==> flow/design.v <==
module alu #(
   parameter N_BITS = 32,
   parameter N_OPCODE = 6
)
(  input [N_BITS-1:0]   i_datoA,
   input [N_BITS-1:0]   i_datoB,
   input [N_OPCODE-1:0] i_opcode,
   output reg  [N_BITS-1:0] o_aluResult,
   output                   o_cero
);
   always @(*) begin
      case(i_opcode)
         6'b000000:  o_aluResult = i_datoA & i_datoB;
         6'b000001:   o_aluResult = i_datoA | i_datoB;
         6'b000010:  o_aluResult = i_datoA + i_datoB;
         6'b000011: o_aluResult = $unsigned(i_datoA) + $unsigned(i_datoB);
         6'b000100:  o_aluResult = ~(i_datoA | i_datoB);
         6'b000101:  begin
                o_aluResult = i_datoA ^ i_datoB; 
                end
         6'b000110:  o_aluResult = i_datoA << i_datoB;
         6'b000111:  o_aluResult = i_datoA >> i_datoB;
         6'b001000:  o_aluResult = i_datoA >>> i_datoB;
         6'b001001: o_aluResult = i_datoB << i_datoA;
         6'b001010: o_aluResult = i_datoB >> i_datoA;
         6'b001011: o_aluResult = i_datoB >>> i_datoA;
         6'b001100: o_aluResult = $unsigned(i_datoA) - $unsigned(i_datoB);
         6'b001101:  o_aluResult = i_datoA - i_datoB;
         6'b001110:  o_aluResult = i_datoA < i_datoB;
         6'b001111:  o_aluResult = i_datoB << 16;
         6'b010000:   o_aluResult = (i_datoA + i_datoB) & 32'h000000ff;
         6'b010001:   o_aluResult = (i_datoA + i_datoB) & 32'h0000ffff;
         6'b010010:  o_aluResult = ($unsigned(i_datoA) + $unsigned(i_datoB)) & 32'h000000ff;
         6'b010011:  o_aluResult = ($unsigned(i_datoA) + $unsigned(i_datoB)) & 32'h0000ffff;
         default: o_aluResult = {N_BITS{1'b0}}; 
      endcase
   end 
   assign o_cero = (o_aluResult == 0);
endmodule
`timescale 1ns / 1ps
module aluControl#(
      parameter N_OPCODE  = 6,
      parameter N_ALUOP = 2
)
(  input  [N_OPCODE-1:0]  i_funct,  
   input  [N_OPCODE-1:0]  i_op,     
   input  [N_ALUOP-1:0] i_aluOp,  
   output reg [N_OPCODE-1:0] o_opcodeAlu
);
   always@(*) begin
      case(i_aluOp)
      2'b00:  
      begin
         case(i_op)  
            6'b100000: o_opcodeAlu = 6'b010000;  
            6'b100001: o_opcodeAlu = 6'b010001;  
            6'b100011: o_opcodeAlu = 6'b010001;  
            6'b100100: o_opcodeAlu = 6'b010010;  
            6'b100101: o_opcodeAlu = 6'b010011;  
            6'b100111: o_opcodeAlu = 6'b000011;  
            6'b101000: o_opcodeAlu = 6'b0;  
            6'b101001: o_opcodeAlu = 6'b0;  
            6'b101011: o_opcodeAlu = 6'b0;  
            default: o_opcodeAlu = {N_OPCODE{1'b1}};   
         endcase
      end
      2'b01:  
      begin
         case(i_op)
            6'b000100,
            6'b000101: o_opcodeAlu = {N_OPCODE{1'b1}};  
            default: o_opcodeAlu = {N_OPCODE{1'b1}};
         endcase
      end
      2'b10:  
      begin
         case(i_funct)  
            6'b100100: o_opcodeAlu = 6'b000000;  
            6'b100101: o_opcodeAlu = 6'b000001;  
            6'b100001: o_opcodeAlu = 6'b000011;  
            6'b100111: o_opcodeAlu = 6'b000100;  
            6'b100110: o_opcodeAlu = 6'b000101;  
            6'b000000: o_opcodeAlu = 6'b000010;  
            6'b000011: o_opcodeAlu = 6'b001000;  
            6'b000100: o_opcodeAlu = 6'b001001;  
            6'b000110: o_opcodeAlu = 6'b001010;  
            6'b000111: o_opcodeAlu = 6'b001010;  
            6'b100011: o_opcodeAlu = 6'b001100;  
            6'b100010: o_opcodeAlu = 6'b001101;  
            6'b101010: o_opcodeAlu = 6'b001110;  
            6'b001000: o_opcodeAlu = {N_OPCODE{1'b1}};  
            6'b001001: o_opcodeAlu = {N_OPCODE{1'b1}};  
            default: o_opcodeAlu = {N_OPCODE{1'b1}};  
         endcase
      end
      2'b11:  
      begin
         case(i_op)  
            6'b001111: o_opcodeAlu = 6'b001111;  
            6'b001000: o_opcodeAlu = 6'b000010;  
            6'b001100: o_opcodeAlu = 6'b000000;  
            6'b001101: o_opcodeAlu = 6'b000001;  
            6'b001110: o_opcodeAlu = 6'b000101;  
            6'b001010: o_opcodeAlu = 6'b001110;  
            default: o_opcodeAlu = {N_OPCODE{1'b1}};  
         endcase
      end
      default: o_opcodeAlu = {N_OPCODE{1'b1}};  
      endcase
   end  
endmodule
`timescale 1ns / 1ps
module fowarding_unit #(
   parameter N_BITS_REG = 6
)
(   
   input  [N_BITS_REG-1:0] i_rt_id,
   input  [N_BITS_REG-1:0] i_rs_id,
   input  [N_BITS_REG-1:0] i_rd_EX_MEM,
   input  i_regWrite_EX_MEM,
   input  [N_BITS_REG-1:0] i_rd_MEM_WB, 
   input  i_regWrite_MEM_WB,
   output reg [1:0] o_forwardA,
   output reg [1:0] o_forwardB
);
   reg [2:0] temp1_EX;   
   reg [2:0] temp2_EX;   
   reg [3:0] temp1_MEM;  
   reg [3:0] temp2_MEM;  
   always @(*) begin 
      o_forwardA = 2'b00;
      o_forwardB = 2'b00;
      temp1_EX = {i_regWrite_EX_MEM, 
                     (i_rd_EX_MEM != 0), 
                     (i_rd_EX_MEM == i_rs_id)};
      temp2_EX = {i_regWrite_EX_MEM, 
                     (i_rd_EX_MEM != 0), 
                     (i_rd_EX_MEM == i_rt_id)};
      if(temp1_EX == 3'b111)
         o_forwardA = 2'b10;  
      if(temp2_EX == 3'b111)
         o_forwardB = 2'b10;  
      temp1_MEM = {i_regWrite_MEM_WB, 
                     (i_rd_MEM_WB != 0),
                  ~(i_regWrite_EX_MEM && (i_rd_EX_MEM != 0) && (i_rd_EX_MEM == i_rs_id)), 
                     (i_rd_MEM_WB == i_rs_id)};
      temp2_MEM = {i_regWrite_MEM_WB, 
                     (i_rd_MEM_WB != 0),
                  ~(i_regWrite_EX_MEM && (i_rd_EX_MEM != 0) && (i_rd_EX_MEM == i_rt_id)), 
                     (i_rd_MEM_WB == i_rt_id)};
      if(temp1_MEM == 4'b1111)
         o_forwardA = 2'b01;  
      if(temp2_MEM == 4'b1111)
         o_forwardB = 2'b01;  
   end 
endmodule
`timescale 1ns / 1ps
module IExecute #(
   parameter N_BITS = 32,
   parameter N_BITS_REG = 5,
   parameter N_OPCODE = 6
)
(  input i_clk, i_reset,
   input  i_exec_mode,
   input  i_step,
   input [1:0] i_aluOP,  
   input i_aluSrc,
   input [N_BITS-1:0] i_datoLeido1,  
   input [N_BITS-1:0] i_datoLeido2,
   input [N_BITS-1:0] i_datoExtSigno,
   input [N_BITS-1:0] i_instruccion,  
   input [N_BITS_REG-1:0] i_rt_id,  
   input [N_BITS_REG-1:0] i_rd_id,  
   input [N_BITS_REG-1:0] i_rt_OR_rd,  
   input [N_BITS_REG-1:0] i_rd_EX_MEM,  
   input [N_BITS_REG-1:0] i_rd_MEM_WB,  
   input [N_BITS_REG-1:0] i_rs_id,      
   input [N_BITS-1:0] i_wbData,
   input [N_BITS-1:0] i_memData,
   input i_memToReg,
   input i_regWrite_EX_MEM,
   input i_regWrite_MEM_WB,
   input [1:0] i_branch,
   input i_memWrite,
   input [1:0]i_memRead,
   input i_regWrite,
   input i_halt,
   output reg [N_BITS-1:0] o_instruccion,
   output reg  o_ceroSignal,
   output reg  [N_BITS-1:0] o_aluResult,
   output reg [N_BITS-1:0] o_datoLeido2,
   output reg [N_BITS_REG-1:0] o_rd_data,  
   output reg [N_BITS_REG-1:0] o_rt_OR_rd,
   output reg o_memToReg,
   output reg [1:0] o_branch,
   output reg o_memWrite,
   output reg o_memRead,
   output reg o_regWrite,
   output reg o_halt
);
   wire  [N_BITS-1:0] w_aluResult;
   wire  w_ceroSignal;
   wire [1:0] w_forwardA;
   wire [1:0] w_forwardB;
   reg [N_BITS-1:0] dato1ALU;  
   reg [N_BITS-1:0] dato2ALU;  
   reg [N_BITS-1:0] dato2_preALU;  
   wire [N_OPCODE-1:0] aluOpcode;  
   reg memToReg;
   reg regWrite_EX_MEM;
   reg regWrite_MEM_WB;
   reg branch;
   reg memWrite;
   reg memRead;
   always @(*)begin  
      case(w_forwardA)
         2'b00: dato1ALU = i_datoLeido1; 
         2'b01: dato1ALU = i_wbData;
         2'b10: dato1ALU = i_memData;
         default: dato1ALU = 32'h00000000;
      endcase
   end 
   always @(*)begin  
      case(w_forwardB)
         2'b00: dato2_preALU = i_datoLeido2; 
         2'b01: dato2_preALU = i_wbData;
         2'b10: dato2_preALU = i_memData;
         default: dato2_preALU = 32'h00000000;
      endcase
   end 
   always @(*)begin  
      case(i_aluSrc)
         1'b0: dato2ALU = dato2_preALU;
         1'b1: dato2ALU = i_datoExtSigno;
         default: dato2ALU = 32'h00000000;
      endcase
   end 
   always@(posedge i_clk) begin: EX_MEM
      if(i_reset) begin
         o_memToReg <= 1'b0;
         o_branch   <= 1'b0;
         o_memWrite <= 1'b0;
         o_memRead  <= 1'b0;
         o_aluResult <= 32'h00000000;
         o_ceroSignal <= 1'b0;
         o_datoLeido2 <= 32'h00000000;
         o_rd_data <= 6'b000000;
         o_rt_OR_rd <= 6'b000000;
         o_regWrite  <= 1'b0;
      end 
      else begin
         if((i_exec_mode == 1'b0 || (i_exec_mode && i_step)))
         begin
            o_instruccion <= i_instruccion;
            o_memToReg <= i_memToReg;
            o_branch   <= i_branch;
            o_memWrite <= i_memWrite;
            o_memRead  <= i_memRead;
            o_aluResult <= w_aluResult;
            o_ceroSignal <= w_ceroSignal;
            o_datoLeido2 <= dato2_preALU; 
            o_rd_data <= i_rd_id; 
            o_rt_OR_rd <= i_rt_OR_rd; 
            o_regWrite  <= i_regWrite;
            o_halt      <= i_halt;
         end
      end 
   end 
   aluControl
   u_aluBlock (
      .i_aluOp(i_aluOP),   
      .i_funct(i_instruccion[5:0]),  
      .i_op(i_instruccion[31:26]),  
      .o_opcodeAlu(aluOpcode)  
   );
   alu
   u_alu_1(
      .i_datoA(dato1ALU),
      .i_datoB(dato2ALU),
      .i_opcode(aluOpcode),
      .o_aluResult(w_aluResult),
      .o_cero(w_ceroSignal)
   );
   fowarding_unit
   u_corto (
      .i_rt_id(i_rt_id),
      .i_rs_id(i_rs_id),
      .i_rd_EX_MEM(i_rd_EX_MEM),
      .i_regWrite_EX_MEM(i_regWrite_EX_MEM),
      .i_rd_MEM_WB(i_rd_MEM_WB),
      .i_regWrite_MEM_WB(i_regWrite_MEM_WB),
      .o_forwardA(w_forwardA),
      .o_forwardB(w_forwardB)
   );
endmodule
======== Reports on IExecute ========
Each step is given for the RTL above and for the edited RTL.
Lines under "before" count in the file above, lines under "after" in the edited file.
"difference": "after" minus "before" as printed here. "rel. change": 100 x difference / "before".
Cell names lack the library's common part.
The mark n/a stands for no value.
inputs
  top ..................................... IExecute
  clock ................................... i_clk
  cell library ............................ sky130hd
  library corner .......................... tt_025C_1v80

======== Edit of the RTL ========
The edit as a unified diff against the file above.
This change comes from a script, not from a designer. No optimisation was intended, and the edited design may behave differently.
begin of diff
@@ -158,5 +158,5 @@
 module IExecute #(
    parameter N_BITS = 32,
-   parameter N_BITS_REG = 5,
+   parameter N_BITS_REG = 10,
    parameter N_OPCODE = 6
 )
end of diff

======== Elaborated design ========
Yosys after proc, flatten, opt, wreduce and memory -nomap, before mapping. Memory bits, and registers merged into a memory's read port (data or address), are not among the register bits. Print and check cells are not counted. Equal cells are merged and count once.
Yosys's memory passes give these memory sizes; they may raise the number of words (mostly to a power of two), join words into wider ones and drop unused or constant bits.
word-level totals
  element                          before  after  difference  rel. change (%)
  register bits after elaboration  114     124    +10         +8.77
  memory bits (read-only)          384     384    0           0.00
  memories kept                    1       1      0           0.00
  input port bits                  239     269    +30         +12.55
  output and inout bits            114     124    +10         +8.77
  elaborated cells                 110     110    0           0.00
cells by class
  element                     before  after  difference  rel. change (%)
  add/sub/neg operators       2       2      0           0.00
  order comparisons           1       1      0           0.00
  equal/unequal tests         49      49     0           0.00
  shifts and indexed selects  6       6      0           0.00
  multiplexer cells           11      11     0           0.00
  bitwise logic cells         9       9      0           0.00
  reduce/logical cells        19      19     0           0.00
memory list
  element                                       before      after
  shape (words x width / read and write ports)  64x6 r1 w0  64x6 r1 w0
operators by type and width
  cell           before  after  difference  rel. change (%)
  5-bit == test  4       0      -4          -100.00
  6-bit == test  0       4      +4          n/a
Unchanged operator kinds not shown: 36.

======== Longest topological paths ========
Depth = most cells in a row (Yosys ltp): at word level without a register or memory, in the mapped netlist without a sequential cell, where the memories' decode and read muxes count.
logic depth
  element                        before  after  difference  rel. change (%)
  depth in word-level cells      13      13     0           0.00
  ABC_AREA                       0       0      n/a         n/a
  depth in mapped cells          30      28     -2          -6.67
  gate-level depth less buffers  25      24     -1          -4.00

======== Mapped cells and area ========
Source: synth_stat.txt of the flow (Yosys; design flattened, memories mapped). It holds for the ABC_AREA given above (unset counts as 0); a run with the other value may have another netlist.
synthesis totals
  element                           before     after      difference  rel. change (%)
  standard cells after synthesis    2953       2854       -99         -3.35
  mapped area (sq mm)               0.0198465  0.0209964  +0.0011499  +5.79
  area of sequential cells (sq mm)  0.0026125  0.0028127  +0.0002002  +7.66
  mapped flip-flops                 114        124        +10         +8.77
  buffer cells                      251        243        -8          -3.19
cell types
  cell type  before  after  difference  rel. change (%)
  nand2_1    217     363    +146        +67.28
  nand3_1    186     68     -118        -63.44
  nor3_1     210     100    -110        -52.38
  o21ai_0    209     106    -103        -49.28
  mux2i_1    56      159    +103        +183.93
  nor2_1     293     205    -88         -30.03
  a211oi_1   128     58     -70         -54.69
  a311oi_1   66      8      -58         -87.88
  nor4_1     39      94     +55         +141.03
  o31ai_1    28      81     +53         +189.29
  nand4_1    31      75     +44         +141.94
  a21oi_1    240     205    -35         -14.58
  o22ai_1    53      19     -34         -64.15
  mux4_2     6       39     +33         +550.00
  clkbuf_1   152     125    -27         -17.76
  a31oi_1    41      62     +21         +51.22
  o211ai_1   68      50     -18         -26.47
  and2_1     25      10     -15         -60.00
Unchanged cell types not shown: 12.
The list need not be complete.
The figures by module come from a second, unflattened synthesis with its own total; it is not the netlist above.
second synthesis, totals
  element                                          before     after      difference  rel. change (%)
  cell total of the unflattened synthesis          2817       2860       +43         +1.53
  area total of the unflattened synthesis (sq mm)  0.0203633  0.0207149  +0.0003516  +1.73
Each row is one instance without its submodules.
modules, before
  module          times used  cells  area (sq mm)  seq. area (sq mm)
  alu             1           2068   0.013817      0
  IExecute        1           642    0.0057493     0.0026125
  aluControl      1           70     0.0004667     0
  fowarding_unit  1           37     0.0003303     0
modules, after
  module          times used  cells  area (sq mm)  seq. area (sq mm)
  alu             1           2068   0.013817      0
  IExecute        1           685    0.0061009     0.0028127
  aluControl      1           70     0.0004667     0
  fowarding_unit  1           37     0.0003303     0

======== Timing after synthesis ========
OpenSTA on the mapped netlist: ideal clock, no wires. The path of least setup slack (recovery checks aside). Input and output delay are each 20% of the period. Register names are those of the netlist, which keeps one name where synthesis merged equal registers.
timing after synthesis
  element                            before             after              difference  rel. change (%)
  path kind                          input to register  input to register  n/a         n/a
  start                              in i_rs_id[4]      in i_rd_MEM_WB[0]  n/a         n/a
  end                                reg o_ceroSignal   reg o_ceroSignal   n/a         n/a
  period (ps)                        12000              12000              0           0.00
  library setup time (ps)            92                 117                +25         n/a
  launch time at the first pin (ps)  2400               2400               0           0.00
  arrival (ps)                       8756               8484               -272        -3.11
  slack (ps)                         3151               3399               +248        n/a
  delay of the path (ps)             6448               6201               -247        -3.83
  driving pins on the path           27                 27                 0           0.00
  path buffers                       6                  3                  -3          -50.00
  synthesis period reached (ps)      8849               8601               -248        -2.80
"delay of the path" = arrival - input delay + setup time.
"driving pins on the path": output pins that drive a net of the path, with the launching flip-flop's if there is one; two outputs of one cell count as two.
"synthesis period reached" is the clock period less the worst setup slack; recovery checks do not enter. This is arithmetic on one report: input and output delays are still those of the set period (20% each).
The rows between start and end are the longest chain of elaborated cells between them; the timing report does not say that the signal goes this way. Where chains are equally long, one stands for them.
A line is the first line of the expression or statement that the cell stems from. Yosys adds cells for indexed reads and writes and turns some case tables into memories.
on the way, after synthesis, before
  path through ............................ xor2_1 > or4b_1 > clkbuf_1 > nor2_2 > mux2i_1 > o21ai_1 > clkbuf_1 > clkbuf_1 > buf_1 > clkbuf_1 > ha_1 > clkbuf_1 > nor2b_1 > o21ai_0 > a21boi_0 > o21a_1 > a41oi_1 > o311a_1 > o41ai_1 > a221oi_1 > o31ai_1 > a21oi_1 > a2111oi_0 > nand4_1 > nor4_1 > nand4_1 > o32ai_1
  cells in the longest elaborated chain ... 11
  elaborated cells between the ends (all ways) .. 27
RTL lines, path after synthesis, before
  element                                 RTL line  source
  from (decl)                             177       input [N_BITS_REG-1:0] i_rs_id,
  5-bit == test                           145       ~(i_regWrite_EX_MEM && (i_rd_EX_MEM != 0) && (i_rd_EX_MEM == i_rs_id)),
  1-bit logical AND                       145
  1-bit NOT                               145
  4-bit == test                           151       if(temp1_MEM == 4'b1111)
  2-bit 2-to-1 mux                        151
  2-bit == test                           216       case(w_forwardA)
  32-bit parallel mux with 3-bit select   216
  32-bit bitwise OR                       17        6'b000100:  o_aluResult = ~(i_datoA | i_datoB);
  32-bit NOT                              17
  32-bit parallel mux with 16-bit select  12        case(i_opcode)
  32-bit zero test                        38        assign o_cero = (o_aluResult == 0);
  to (assign)                             245       o_ceroSignal <= 1'b0;
  to (assign)                             260       o_ceroSignal <= w_ceroSignal;
  to (decl)                               189       output reg  o_ceroSignal,
on the way, after synthesis, after
  path through ............................ or4_4 > o31a_1 > buf_6 > and4_1 > o31a_4 > nor2_8 > inv_2 > buf_2 > buf_1 > ha_1 > fa_1 > nor2b_1 > o21ai_0 > a21oi_1 > o221ai_1 > or2_2 > a31oi_1 > a2111oi_0 > a21oi_1 > a311oi_1 > or2_2 > o21a_1 > or4b_2 > o2111ai_1 > nor4_1 > and3_1 > a32o_2
  cells in the longest elaborated chain ... 10
  elaborated cells between the ends (all ways) .. 31
RTL lines, path after synthesis, after
  element                                 RTL line  source
  from (decl)                             176       input [N_BITS_REG-1:0] i_rd_MEM_WB,
  6-bit == test                           150       (i_rd_MEM_WB == i_rt_id)};
  4-bit == test                           153       if(temp2_MEM == 4'b1111)
  2-bit 2-to-1 mux                        153
  2-bit == test                           224       case(w_forwardB)
  32-bit parallel mux with 3-bit select   224
  32-bit parallel mux with 2-bit select   232       case(i_aluSrc)
  32-bit bitwise OR                       17        6'b000100:  o_aluResult = ~(i_datoA | i_datoB);
  32-bit NOT                              17
  32-bit parallel mux with 16-bit select  12        case(i_opcode)
  32-bit zero test                        38        assign o_cero = (o_aluResult == 0);
  to (assign)                             245       o_ceroSignal <= 1'b0;
  to (assign)                             260       o_ceroSignal <= w_ceroSignal;
  to (decl)                               189       output reg  o_ceroSignal,

======== Path in the finished layout ========
Path of least setup slack in the final report of each run of pair A (OpenROAD, finished layout, wires in). Where an end is a register, its clock arrival counts in the times.
The report prints the path's times to 10 ps; the period is as set.
timing after layout
  element                            before             after              difference  rel. change (%)
  path kind                          input to register  input to register  n/a         n/a
  start                              in i_rd_EX_MEM[2]  in i_rd_MEM_WB[5]  n/a         n/a
  end                                reg o_ceroSignal   reg o_ceroSignal   n/a         n/a
  period (ps)                        10800              10800              0           0.00
  library setup time (ps)            90                 50                 -40         n/a
  launch time at the first pin (ps)  2160               2160               0           0.00
  arrival (ps)                       10560              10530              -30         -0.28
  slack (ps)                         670                640                -30         n/a
  driving pins on the path           25                 22                 -3          -12.00
  path buffers                       4                  2                  -2          -50.00
The rows between start and end are the longest chain of elaborated cells between them; the timing report does not say that the signal goes this way. Where chains are equally long, one stands for them.
on the way, after layout, before
  path through ............................ clkdlybuf4s50_1 > or4_4 > o211ai_4 > or2_2 > buf_4 > a311oi_1 > a21oi_2 > ha_1 > o21ai_0 > a21boi_0 > o21a_1 > a41oi_1 > o311a_1 > o41ai_1 > a221oi_1 > o31ai_1 > o22a_1 > a21oi_1 > nor4_1 > buf_4 > nand2_1 > nor4_1 > buf_4 > nand4_1 > o32ai_1
  cells in the longest elaborated chain ... 13
  elaborated cells between the ends (all ways) .. 40
RTL lines, path after layout, before
  element                                 RTL line  source
  from (decl)                             175       input [N_BITS_REG-1:0] i_rd_EX_MEM,
  6-bit nonzero test                      149       ~(i_regWrite_EX_MEM && (i_rd_EX_MEM != 0) && (i_rd_EX_MEM == i_rt_id)),
  1-bit logical AND (2 in a row)          149
  1-bit NOT                               149
  4-bit == test                           153       if(temp2_MEM == 4'b1111)
  2-bit 2-to-1 mux                        153
  2-bit == test                           224       case(w_forwardB)
  32-bit parallel mux with 3-bit select   224
  32-bit parallel mux with 2-bit select   232       case(i_aluSrc)
  32-bit bitwise OR                       17        6'b000100:  o_aluResult = ~(i_datoA | i_datoB);
  32-bit NOT                              17
  32-bit parallel mux with 16-bit select  12        case(i_opcode)
  32-bit zero test                        38        assign o_cero = (o_aluResult == 0);
  to (assign)                             245       o_ceroSignal <= 1'b0;
  to (assign)                             260       o_ceroSignal <= w_ceroSignal;
  to (decl)                               189       output reg  o_ceroSignal,
on the way, after layout, after
  path through ............................ clkdlybuf4s50_1 > xnor2_1 > and4_1 > nand4_1 > a31oi_1 > buf_4 > mux2_2 > inv_1 > ha_1 > or4_1 > o221ai_1 > or2_2 > a31oi_1 > a2111oi_0 > a21oi_1 > a311oi_1 > o221a_2 > o221ai_1 > or4b_1 > nor4_1 > and3_1 > a32o_2
  cells in the longest elaborated chain ... 10
  elaborated cells between the ends (all ways) .. 31
RTL lines, path after layout, after
  element                                 RTL line  source
  from (decl)                             176       input [N_BITS_REG-1:0] i_rd_MEM_WB,
  6-bit == test                           150       (i_rd_MEM_WB == i_rt_id)};
  4-bit == test                           153       if(temp2_MEM == 4'b1111)
  2-bit 2-to-1 mux                        153
  2-bit == test                           224       case(w_forwardB)
  32-bit parallel mux with 3-bit select   224
  32-bit parallel mux with 2-bit select   232       case(i_aluSrc)
  32-bit bitwise OR                       17        6'b000100:  o_aluResult = ~(i_datoA | i_datoB);
  32-bit NOT                              17
  32-bit parallel mux with 16-bit select  12        case(i_opcode)
  32-bit zero test                        38        assign o_cero = (o_aluResult == 0);
  to (assign)                             245       o_ceroSignal <= 1'b0;
  to (assign)                             260       o_ceroSignal <= w_ceroSignal;
  to (decl)                               189       output reg  o_ceroSignal,

======== Layout results ========
Both versions went through the flow (Yosys, OpenROAD) with the same settings in each pair. Constraints: input delay and output delay 20% of the set period each, output load 0.01 pF.
flow settings, pair A
  CORE_UTILIZATION ........................ 40
  period_ns ............................... 10.8
  CAP_MARGIN .............................. 20
  CORE_MARGIN ............................. 2
  SLEW_MARGIN ............................. 20
results, pair A
  element                                   before     after      difference  rel. change (%)
  mapped cell area after synthesis (sq mm)  0.0198465  0.0209964  +0.0011499  +5.79
  full die area (sq mm)                     0.0514133  0.0543403  +0.0029270  +5.69
  standard-cell area after layout (sq mm)   0.0252542  0.0262577  +0.0010035  +3.97
  utilization (%)                           51.6       50.9       -0.7        n/a
  smallest setup slack (ps)                 668        641        -27         n/a
  sum of negative setup slack (ps)          0          0          0           n/a
  smallest hold slack (ps)                  458        451        -7          n/a
  total design power (mW)                   2.641      2.635      -0.006      -0.23
  period reached (ps)                       10132      10159      +27         +0.27
flow settings, pair B
  CELL_PAD_IN_SITES_DETAIL_PLACEMENT ...... 1
  CORE_ASPECT_RATIO ....................... 0.85
  CORE_UTILIZATION ........................ 17
  CTS_CLUSTER_SIZE ........................ 80
  MAX_ROUTING_LAYER ....................... met4
  MIN_ROUTING_LAYER ....................... met1
  PLACE_DENSITY ........................... 0.48
  SLEW_MARGIN ............................. 25
  TNS_END_PERCENT ......................... 35
  period_ns ............................... 8.01
  CAP_MARGIN .............................. 20
  CORE_MARGIN ............................. 2
results, pair B
  element                                   before     after      difference  rel. change (%)
  mapped cell area after synthesis (sq mm)  0.0198465  0.0209964  +0.0011499  +5.79
  full die area (sq mm)                     0.119501   0.126345   +0.006844   +5.73
  standard-cell area after layout (sq mm)   0.0319969  0.0320094  +0.0000125  +0.04
  utilization (%)                           27.6       26.2       -1.4        n/a
  smallest setup slack (ps)                 164        96         -68         n/a
  sum of negative setup slack (ps)          0          0          0           n/a
  smallest hold slack (ps)                  450        449        -1          n/a
  total design power (mW)                   4.216      4.084      -0.132      -3.13
  period reached (ps)                       7846       7914       +68         +0.87
"period reached" = clock period - worst setup slack. The figure is calculated, with input and output delays left at 20% of the set period.
"total design power" rests on the timing tool's default activity at the inputs, not on a simulated workload.
